==> flow/design.v <==
module distorter_pipelined_368 #(parameter INT_WIDTH = 4,
                                 FRACT_WIDTH = 12,
                                 DATA_WIDTH = INT_WIDTH + FRACT_WIDTH)
                                (input wire clk_368,
                                 input wire rst_n,
                                 input wire signed [DATA_WIDTH-1 : 0] in_r,
                                 input wire signed [DATA_WIDTH-1 : 0] in_i,
                                 input wire signed [DATA_WIDTH-1 : 0] a10_r,
                                 input wire signed [DATA_WIDTH-1 : 0] a10_i,
                                 input wire signed [DATA_WIDTH-1 : 0] a30_r,
                                 input wire signed [DATA_WIDTH-1 : 0] a30_i,
                                 input wire signed [DATA_WIDTH-1 : 0] a50_r,
                                 input wire signed [DATA_WIDTH-1 : 0] a50_i,
                                 output reg signed [DATA_WIDTH-1 : 0] out_r,
                                 output reg signed [DATA_WIDTH-1 : 0] out_i);
    wire signed [2*DATA_WIDTH-1 : 0] xin_r, xin_i;
    wire signed [DATA_WIDTH-1 : 0] xin_trunc_r, xin_trunc_i;
    wire signed [DATA_WIDTH-1 : 0] abs_squared;
    wire signed [2*DATA_WIDTH-1 : 0] abs_pwr_four;
    wire signed [DATA_WIDTH-1 : 0] abs_pwr_four_trunc;
    wire signed [2*DATA_WIDTH-1 : 0] half_mul1_r;
    wire signed [DATA_WIDTH-1 : 0] half_mul1_trunc_r;
    wire signed [2*DATA_WIDTH-1 : 0] half_mul1_i;
    wire signed [DATA_WIDTH-1 : 0] half_mul1_trunc_i;
    wire signed [DATA_WIDTH-1 : 0] add1_r;
    wire signed [DATA_WIDTH-1 : 0] add1_i;
    wire signed [2*DATA_WIDTH-1 : 0] half_mul2_r;
    wire signed [DATA_WIDTH-1 : 0] half_mul2_trunc_r;
    wire signed [2*DATA_WIDTH-1 : 0] half_mul2_i;
    wire signed [DATA_WIDTH-1 : 0] half_mul2_trunc_i;
    wire signed [DATA_WIDTH-1 : 0] add2_r;
    wire signed [DATA_WIDTH-1 : 0] add2_i;
    wire signed [2*DATA_WIDTH-1 : 0] mul1;
    wire signed [DATA_WIDTH-1 : 0] mul1_trunc;
    wire signed [2*DATA_WIDTH-1 : 0] mul2;
    wire signed [DATA_WIDTH-1 : 0] mul2_trunc;
    wire signed [2*DATA_WIDTH-1 : 0] mul3;
    wire signed [DATA_WIDTH-1 : 0] mul3_trunc;
    wire signed [2*DATA_WIDTH-1 : 0] mul4;
    wire signed [DATA_WIDTH-1 : 0] mul4_trunc;
    reg signed [DATA_WIDTH-1 : 0] in_r_reg1, in_i_reg1, in_r_reg2, in_i_reg2, in_r_reg3, in_i_reg3, in_r_reg4, in_i_reg4;
    wire signed [DATA_WIDTH-1 : 0] out_r_comb, out_i_comb;
    reg signed [DATA_WIDTH-1 : 0] a10_r_reg1, a10_i_reg1, a10_r_reg2, a10_i_reg2, a10_r_reg3, a10_i_reg3;
    reg signed [DATA_WIDTH-1 : 0] a30_r_reg1, a30_i_reg1, a30_r_reg2, a30_i_reg2;
    reg signed [DATA_WIDTH-1 : 0] a50_r_reg1, a50_i_reg1, a50_r_reg2, a50_i_reg2, a50_r_reg3, a50_i_reg3;
    reg signed [DATA_WIDTH-1 : 0] abs_squared_reg;
    reg signed [DATA_WIDTH-1 : 0] half_mul1_trunc_r_reg, half_mul1_trunc_i_reg;
    reg signed [DATA_WIDTH-1 : 0] abs_pwr_four_trunc_reg;
    reg signed [DATA_WIDTH-1 : 0] add1_r_reg, add1_i_reg;
    reg signed [DATA_WIDTH-1 : 0] half_mul2_trunc_r_reg, half_mul2_trunc_i_reg;
    reg signed [DATA_WIDTH-1 : 0] add2_r_reg;
    reg signed [DATA_WIDTH-1 : 0] add2_i_reg;
    reg signed [DATA_WIDTH-1 : 0] in_r_reg5, in_i_reg5;
    always@(posedge clk_368 or negedge rst_n)
    begin
        if (!rst_n)
        begin
            in_r_reg1              <= 'd0;
            in_i_reg1              <= 'd0;
            in_r_reg2              <= 'd0;
            in_i_reg2              <= 'd0;
            in_r_reg3              <= 'd0;
            in_i_reg3              <= 'd0;
            in_r_reg4              <= 'd0;
            in_i_reg4              <= 'd0;
            out_r                  <= 'd0;
            out_i                  <= 'd0;
            a10_r_reg1             <= 'd0;
            a10_i_reg1             <= 'd0;
            a10_r_reg2             <= 'd0;
            a10_i_reg2             <= 'd0;
            a10_r_reg3             <= 'd0;
            a10_i_reg3             <= 'd0;
            a30_r_reg1             <= 'd0;
            a30_i_reg1             <= 'd0;
            a30_r_reg2             <= 'd0;
            a30_i_reg2             <= 'd0;
            a50_r_reg1             <= 'd0;
            a50_i_reg1             <= 'd0;
            a50_r_reg2             <= 'd0;
            a50_i_reg2             <= 'd0;
            a50_r_reg3             <= 'd0;
            a50_i_reg3             <= 'd0;
            abs_squared_reg        <= 'd0;
            half_mul1_trunc_r_reg  <= 'd0;
            half_mul1_trunc_i_reg  <= 'd0;
            abs_pwr_four_trunc_reg <= 'd0;
            add1_r_reg             <= 'd0;
            add1_i_reg             <= 'd0;
            half_mul2_trunc_r_reg  <= 'd0;
            half_mul2_trunc_i_reg  <= 'd0;
            add2_r_reg             <= 'd0;
            add2_i_reg             <= 'd0;
            in_r_reg5              <= 'd0;
            in_i_reg5              <= 'd0;
        end
        else
        begin
            in_r_reg1              <= in_r;
            in_i_reg1              <= in_i;
            in_r_reg2              <= in_r_reg1;
            in_i_reg2              <= in_i_reg1;
            in_r_reg3              <= in_r_reg2;
            in_i_reg3              <= in_i_reg2;
            in_r_reg4              <= in_r_reg3;
            in_i_reg4              <= in_i_reg3;
            out_r                  <= out_r_comb;
            out_i                  <= out_i_comb;
            a10_r_reg1             <= a10_r;
            a10_i_reg1             <= a10_i;
            a10_r_reg2             <= a10_r_reg1;
            a10_i_reg2             <= a10_i_reg1;
            a10_r_reg3             <= a10_r_reg2;
            a10_i_reg3             <= a10_i_reg2;
            a30_r_reg1             <= a30_r;
            a30_i_reg1             <= a30_i;
            a30_r_reg2             <= a30_r_reg1;
            a30_i_reg2             <= a30_i_reg1;
            a50_r_reg1             <= a50_r;
            a50_i_reg1             <= a50_i;
            a50_r_reg2             <= a50_r_reg1;
            a50_i_reg2             <= a50_i_reg1;
            a50_r_reg3             <= a50_r_reg2;
            a50_i_reg3             <= a50_i_reg2;
            abs_squared_reg        <= abs_squared;
            half_mul1_trunc_r_reg  <= half_mul1_trunc_r;
            half_mul1_trunc_i_reg  <= half_mul1_trunc_i;
            abs_pwr_four_trunc_reg <= abs_pwr_four_trunc;
            add1_r_reg             <= add1_r;
            add1_i_reg             <= add1_i;
            half_mul2_trunc_r_reg  <= half_mul2_trunc_r;
            half_mul2_trunc_i_reg  <= half_mul2_trunc_i;
            add2_r_reg             <= add2_r;
            add2_i_reg             <= add2_i;
            in_r_reg5              <= in_r_reg4;
            in_i_reg5              <= in_i_reg4;
        end
    end
    assign xin_r       = in_r_reg1 * in_r_reg1;
    assign xin_trunc_r = xin_r >> (FRACT_WIDTH);
    assign xin_i       = in_i_reg1 * in_i_reg1;
    assign xin_trunc_i = xin_i >> (FRACT_WIDTH);
    assign abs_squared = xin_trunc_r + xin_trunc_i;
    assign abs_pwr_four       = abs_squared_reg * abs_squared_reg;
    assign abs_pwr_four_trunc = abs_pwr_four >> (FRACT_WIDTH);
    assign half_mul1_r       = abs_squared_reg * a30_r_reg2;
    assign half_mul1_trunc_r = half_mul1_r >> (FRACT_WIDTH);
    assign half_mul1_i       = abs_squared_reg * a30_i_reg2;
    assign half_mul1_trunc_i = half_mul1_i >> (FRACT_WIDTH);
    assign add1_r = half_mul1_trunc_r_reg + a10_r_reg3;
    assign add1_i = half_mul1_trunc_i_reg + a10_i_reg3;
    assign half_mul2_r       = abs_pwr_four_trunc_reg * a50_r_reg3;
    assign half_mul2_trunc_r = half_mul2_r >> (FRACT_WIDTH);
    assign half_mul2_i       = abs_pwr_four_trunc_reg * a50_i_reg3;
    assign half_mul2_trunc_i = half_mul2_i >> (FRACT_WIDTH);
    assign add2_r = half_mul2_trunc_r_reg + add1_r_reg;
    assign add2_i = half_mul2_trunc_i_reg + add1_i_reg;
    assign mul1       = add2_r_reg * in_r_reg5;
    assign mul1_trunc = mul1 >> (FRACT_WIDTH);
    assign mul2       = add2_i_reg * in_i_reg5;
    assign mul2_trunc = mul2 >> (FRACT_WIDTH);
    assign mul3       = add2_r_reg * in_i_reg5;
    assign mul3_trunc = mul3 >> (FRACT_WIDTH);
    assign mul4       = add2_i_reg * in_r_reg5;
    assign mul4_trunc = mul4 >> (FRACT_WIDTH);
    assign out_r_comb = mul1_trunc - mul2_trunc;
    assign out_i_comb = mul3_trunc + mul4_trunc;
endmodule
## From RTL to reports: distorter_pipelined_368

What the tools print for distorter_pipelined_368, step after step.
Lines are those of the file above, counted from 1.
Cell names lack the library's common part.
The mark -- stands for no value.

- Top module: distorter_pipelined_368
- Clock: clk_368
- Library: sky130hd
- Library corner: tt_025C_1v80

## Word-level counts

Source: Yosys, flattened and elaborated, memories not mapped. Widths are those after wreduce; folded enables and synchronous resets count as part of the registers. Registers that Yosys merges into a memory's read port (data or address) are not register bits. Print and check cells do not count. Equal cells are merged and count once.

- Add/sub/neg operators: 7
- $mul: 11

Operator list:

| operator | number |
|---|---|
| 16-bit by 16-bit multiplier with 28-bit output | 11 |
| 16-bit adder | 6 |
| 16-bit subtractor | 1 |

- Word-level cells: 56
- Output and inout port bits: 32
- Register bits: 608
- Input bits: 130

## Longest topological paths

Longest topological path by Yosys (ltp), each cell counted once; first at word level (registers and memories cut), then after technology mapping (sequential cells cut; the memories' decode and read muxes count).

- Depth after elaboration: 2
- ABC_AREA: 1
- Gate-level depth with buffers: 38
- Gate-level depth less buffers: 37

## Synthesis result

The flow's flattened synthesis, as Yosys stat reports it; memories are mapped. The netlist is that of the ABC_AREA named above (0 if unset); the other value can give another one.
The area totals of this step are shown rounded.

Cells by type:

| cell type | number | total area (um^2) |
|---|---|---|
| fa_1 | 2448 | 4.9E+04 |
| inv_1 | 4207 | 1.58E+04 |
| dfrtp_1 | 608 | 1.52E+04 |
| ha_1 | 936 | 1.17E+04 |
| nand2_1 | 3029 | 1.14E+04 |
| xor2_1 | 275 | 2408.56 |
| a21oi_1 | 393 | 1.97E+03 |
| xnor2_1 | 169 | 1480.17 |
| clkbuf_1 | 382 | 1.43E+03 |
| nor2_1 | 237 | 889.603 |
| nand3_1 | 154 | 770.739 |
| o21ai_0 | 152 | 760.73 |
| buf_1 | 74 | 277.766 |
| nor3_1 | 49 | 245.235 |
| a21o_1 | 31 | 232.723 |
| o21bai_1 | 29 | 217.709 |
| nand4_1 | 30 | 187.68 |
| a31oi_1 | 24 | 150.144 |

Other cell types: 38; their cells: 215.

- Flip-flops: 608
- Sequential part of the area: 0.0152 mm^2
- Buffer cells: 489
- Cell count: 13442
- Cell area after synthesis: 0.116 mm^2

## Timing after synthesis

Source: OpenSTA report_checks on the synthesized netlist (no wires, ideal clock, input and output delay 20% of the period each), path of least setup slack; recovery checks are left aside. Register names are those of the netlist, which keeps one name where synthesis merged equal registers.

- Path type: reg2reg
- Start point: reg in_i_reg5[1]
- End point: reg out_r[12]
- Path buffers: 2
- Data required time: 8921 ps
- Slack: 2109 ps
- Delay of the path: 6891 ps
- Launch time at the first pin: 0 ps
- Clock period: 9000 ps
- Stages on the path: 30
- Library setup time: 79 ps
- Arrival time: 6812 ps
- Period reached after synthesis: 6891 ps

"delay of the path" is the arrival time less input delay plus setup time.
"stages on the path" counts driving pins, that of a launching flip-flop among them; a cell with two outputs on the path counts twice.
"period reached after synthesis" is the clock period less the worst setup slack; recovery checks do not enter. This is arithmetic on one report: input and output delays are still those of the set period (20% each).
Between the ends stands the longest chain of elaborated cells between them, by number of cells; it is not shown to be the way that was timed. Of several equally long chains one is given.
Each line given opens the expression or statement behind the cell; cells for indexed reads and writes are added by Yosys, which also makes memories of some case tables.

- Cell sequence: dfrtp_1 -> clkbuf_1 -> buf_1 -> nand2_1 -> fa_1 -> fa_1 -> fa_1 -> fa_1 -> inv_1 -> fa_1 -> inv_1 -> fa_1 -> inv_1 -> ha_1 -> nand2_1 -> nor4_1 -> a21oi_1 -> xor2_1 -> ha_1 -> fa_1 -> nor2_1 -> a211oi_1 -> o21ai_0 -> nand2_1 -> nand2_1 -> nand2_1 -> nand2_1 -> nand3_1 -> nand2_1 -> xor2_1
- Cells in the longest elaborated chain: 2
- Elaborated cells on any way between the ends: 2
- Source lines of those cells: 2
- Classes of those cells: add/sub: 1; mul: 1

Ends and longest elaborated chain, after synthesis:

| what | RTL line | RTL |
|---|---|---|
| from (decl) | 53 | `reg signed [DATA_WIDTH-1 : 0] in_r_reg5, in_i_reg5;` |
| from (assign) | 95 | `in_i_reg5              <= 'd0;` |
| from (assign) | 136 | `in_i_reg5              <= in_i_reg4;` |
| 16-bit by 16-bit multiplier with 28-bit output | 160 | `assign mul2       = add2_i_reg * in_i_reg5;` |
| 16-bit subtractor | 166 | `assign out_r_comb = mul1_trunc - mul2_trunc;` |
| to (assign) | 66 | `out_r                  <= 'd0;` |
| to (assign) | 107 | `out_r                  <= out_r_comb;` |
| to (decl) | 14 | `output reg signed [DATA_WIDTH-1 : 0] out_r,` |

## Path in the finished layout

From the final timing report of run 1: the path of least setup slack in the routed layout; clock arrival at registers is part of the times.
The report prints the path's times to 10 ps; the period is as set.

- Path type: reg2reg
- Start point: reg in_i_reg5[13]
- End point: reg out_i[15]
- Stages on the path: 36
- Arrival time: 10200 ps
- Slack: -540 ps
- Library setup time: 100 ps
- Launch time at the first pin: 760 ps
- Clock period: 9000 ps
- Data required time: 9670 ps
- Path buffers: 2

Between the ends stands the longest chain of elaborated cells between them, by number of cells; it is not shown to be the way that was timed. Of several equally long chains one is given.

- Cell sequence: dfrtp_1 -> clkbuf_1 -> buf_1 -> nand2_1 -> inv_1 -> fa_1 -> fa_1 -> fa_1 -> fa_1 -> fa_1 -> inv_1 -> fa_1 -> inv_1 -> ha_1 -> nand2_1 -> nor2_1 -> nand4_1 -> inv_1 -> nand2_1 -> nand3_1 -> nand3_1 -> nand2_1 -> nand3_1 -> nand2_1 -> xor2_1 -> ha_1 -> nand2_1 -> nor2_1 -> nand3_1 -> nand3_1 -> a31oi_1 -> o21ai_0 -> a21oi_4 -> inv_1 -> nand2_1 -> nand2_1
- Cells in the longest elaborated chain: 2
- Elaborated cells on any way between the ends: 2
- Source lines of those cells: 2
- Classes of those cells: add/sub: 1; mul: 1

Ends and longest elaborated chain, after layout:

| what | RTL line | RTL |
|---|---|---|
| from (decl) | 53 | `reg signed [DATA_WIDTH-1 : 0] in_r_reg5, in_i_reg5;` |
| from (assign) | 95 | `in_i_reg5              <= 'd0;` |
| from (assign) | 136 | `in_i_reg5              <= in_i_reg4;` |
| 16-bit by 16-bit multiplier with 28-bit output | 162 | `assign mul3       = add2_r_reg * in_i_reg5;` |
| 16-bit adder | 167 | `assign out_i_comb = mul3_trunc + mul4_trunc;` |
| to (assign) | 67 | `out_i                  <= 'd0;` |
| to (assign) | 108 | `out_i                  <= out_i_comb;` |
| to (decl) | 15 | `output reg signed [DATA_WIDTH-1 : 0] out_i);` |

==> runs of distorter_pipelined_368 <==
distorter_pipelined_368 through Yosys and OpenROAD on sky130hd: 2 stored runs, unordered, with their settings and measured results. The constraints put input and output delay at 20% of the set period each and load the outputs with 0.01 pF.
"period reached" is the run's clock period less its worst setup slack. It is reckoned from that one timing run; input and output delays stay at 20% of the period that was set.
"time of the worst setup path" means the part of the period allowed to the worst setup path (the constraints hold back 20% at inputs and 20% at outputs) less its slack; where the path has registers, the arrival times of their clocks count too.
"time of the worst setup path" is given in steps of 10 ps.
Measured values are rounded.

### Run 1

==> flow/run.sh <==
#!/bin/bash
# the make line also repeats the synthesis and layout settings of config.mk as NAME=value (left out here)
make -C /OpenROAD-flow-scripts/flow DESIGN_CONFIG=/design/flow/config.mk WORK_HOME=/design/flow/orfs CLKGATE_MAP_FILE= finish
==> flow/config.mk <==
export PLATFORM = sky130hd
export DESIGN_NAME = distorter_pipelined_368
export DESIGN_NICKNAME = distorter_pipelined_368
export VERILOG_FILES = /design/flow/design.v
export SDC_FILE = /design/flow/constraint.sdc
export NUM_CORES = 4
export LEC_CHECK = 0
export ABC_AREA = 1
export CAP_MARGIN = 20
export CELL_PAD_IN_SITES_DETAIL_PLACEMENT = 1
export CELL_PAD_IN_SITES_GLOBAL_PLACEMENT = 1
export CORE_ASPECT_RATIO = 0.81
export CORE_MARGIN = 2
export CORE_UTILIZATION = 30
export CTS_CLUSTER_DIAMETER = 283
export GPL_ROUTABILITY_DRIVEN = 0
export GPL_TIMING_DRIVEN = 0
export HOLD_SLACK_MARGIN = 0.07
export PLACE_DENSITY_LB_ADDON = 0.01
export SETUP_SLACK_MARGIN = -0.79
export SLEW_MARGIN = 35
==> flow/constraint.sdc <==
create_clock -name core_clock -period 9.0 [get_ports {clk_368}]
set_input_delay 1.8000 -clock core_clock [delete_from_list [all_inputs] [get_ports {clk_368}]]
set_output_delay 1.8000 -clock core_clock [all_outputs]
set_load 0.01 [all_outputs]

Results of run 1:
- Standard-cell area after routing: 0.127 mm^2
- Worst-case hold slack: 317 ps
- Summed negative setup slack: -1950 ps
- Time of the worst setup path: 9540 ps
- Worst setup path kind: reg2reg
- Final utilization: 33.0%
- Period reached: 9536 ps
- Synthesis area: 0.116 mm^2
- Full die area: 0.391 mm^2
- Worst slack on setup checks: -536 ps

### Run 2

==> flow/run.sh <==
#!/bin/bash
# the make line also repeats the synthesis and layout settings of config.mk as NAME=value (left out here)
make -C /OpenROAD-flow-scripts/flow DESIGN_CONFIG=/design/flow/config.mk WORK_HOME=/design/flow/orfs CLKGATE_MAP_FILE= finish
==> flow/config.mk <==
export PLATFORM = sky130hd
export DESIGN_NAME = distorter_pipelined_368
export DESIGN_NICKNAME = distorter_pipelined_368
export VERILOG_FILES = /design/flow/design.v
export SDC_FILE = /design/flow/constraint.sdc
export NUM_CORES = 4
export LEC_CHECK = 0
export CAP_MARGIN = 20
export CORE_MARGIN = 2
export CORE_UTILIZATION = 40
export SLEW_MARGIN = 20
==> flow/constraint.sdc <==
create_clock -name core_clock -period 8.64 [get_ports {clk_368}]
set_input_delay 1.7280 -clock core_clock [delete_from_list [all_inputs] [get_ports {clk_368}]]
set_output_delay 1.7280 -clock core_clock [all_outputs]
set_load 0.01 [all_outputs]

Results of run 2:
- Standard-cell area after routing: 0.12 mm^2
- Worst-case hold slack: 312 ps
- Summed negative setup slack: 0 ps
- Time of the worst setup path: 8240 ps
- Worst setup path kind: reg2reg
- Final utilization: 43.7%
- Period reached: 8244 ps
- Synthesis area: 0.11 mm^2
- Full die area: 0.28 mm^2
- Worst slack on setup checks: 396 ps
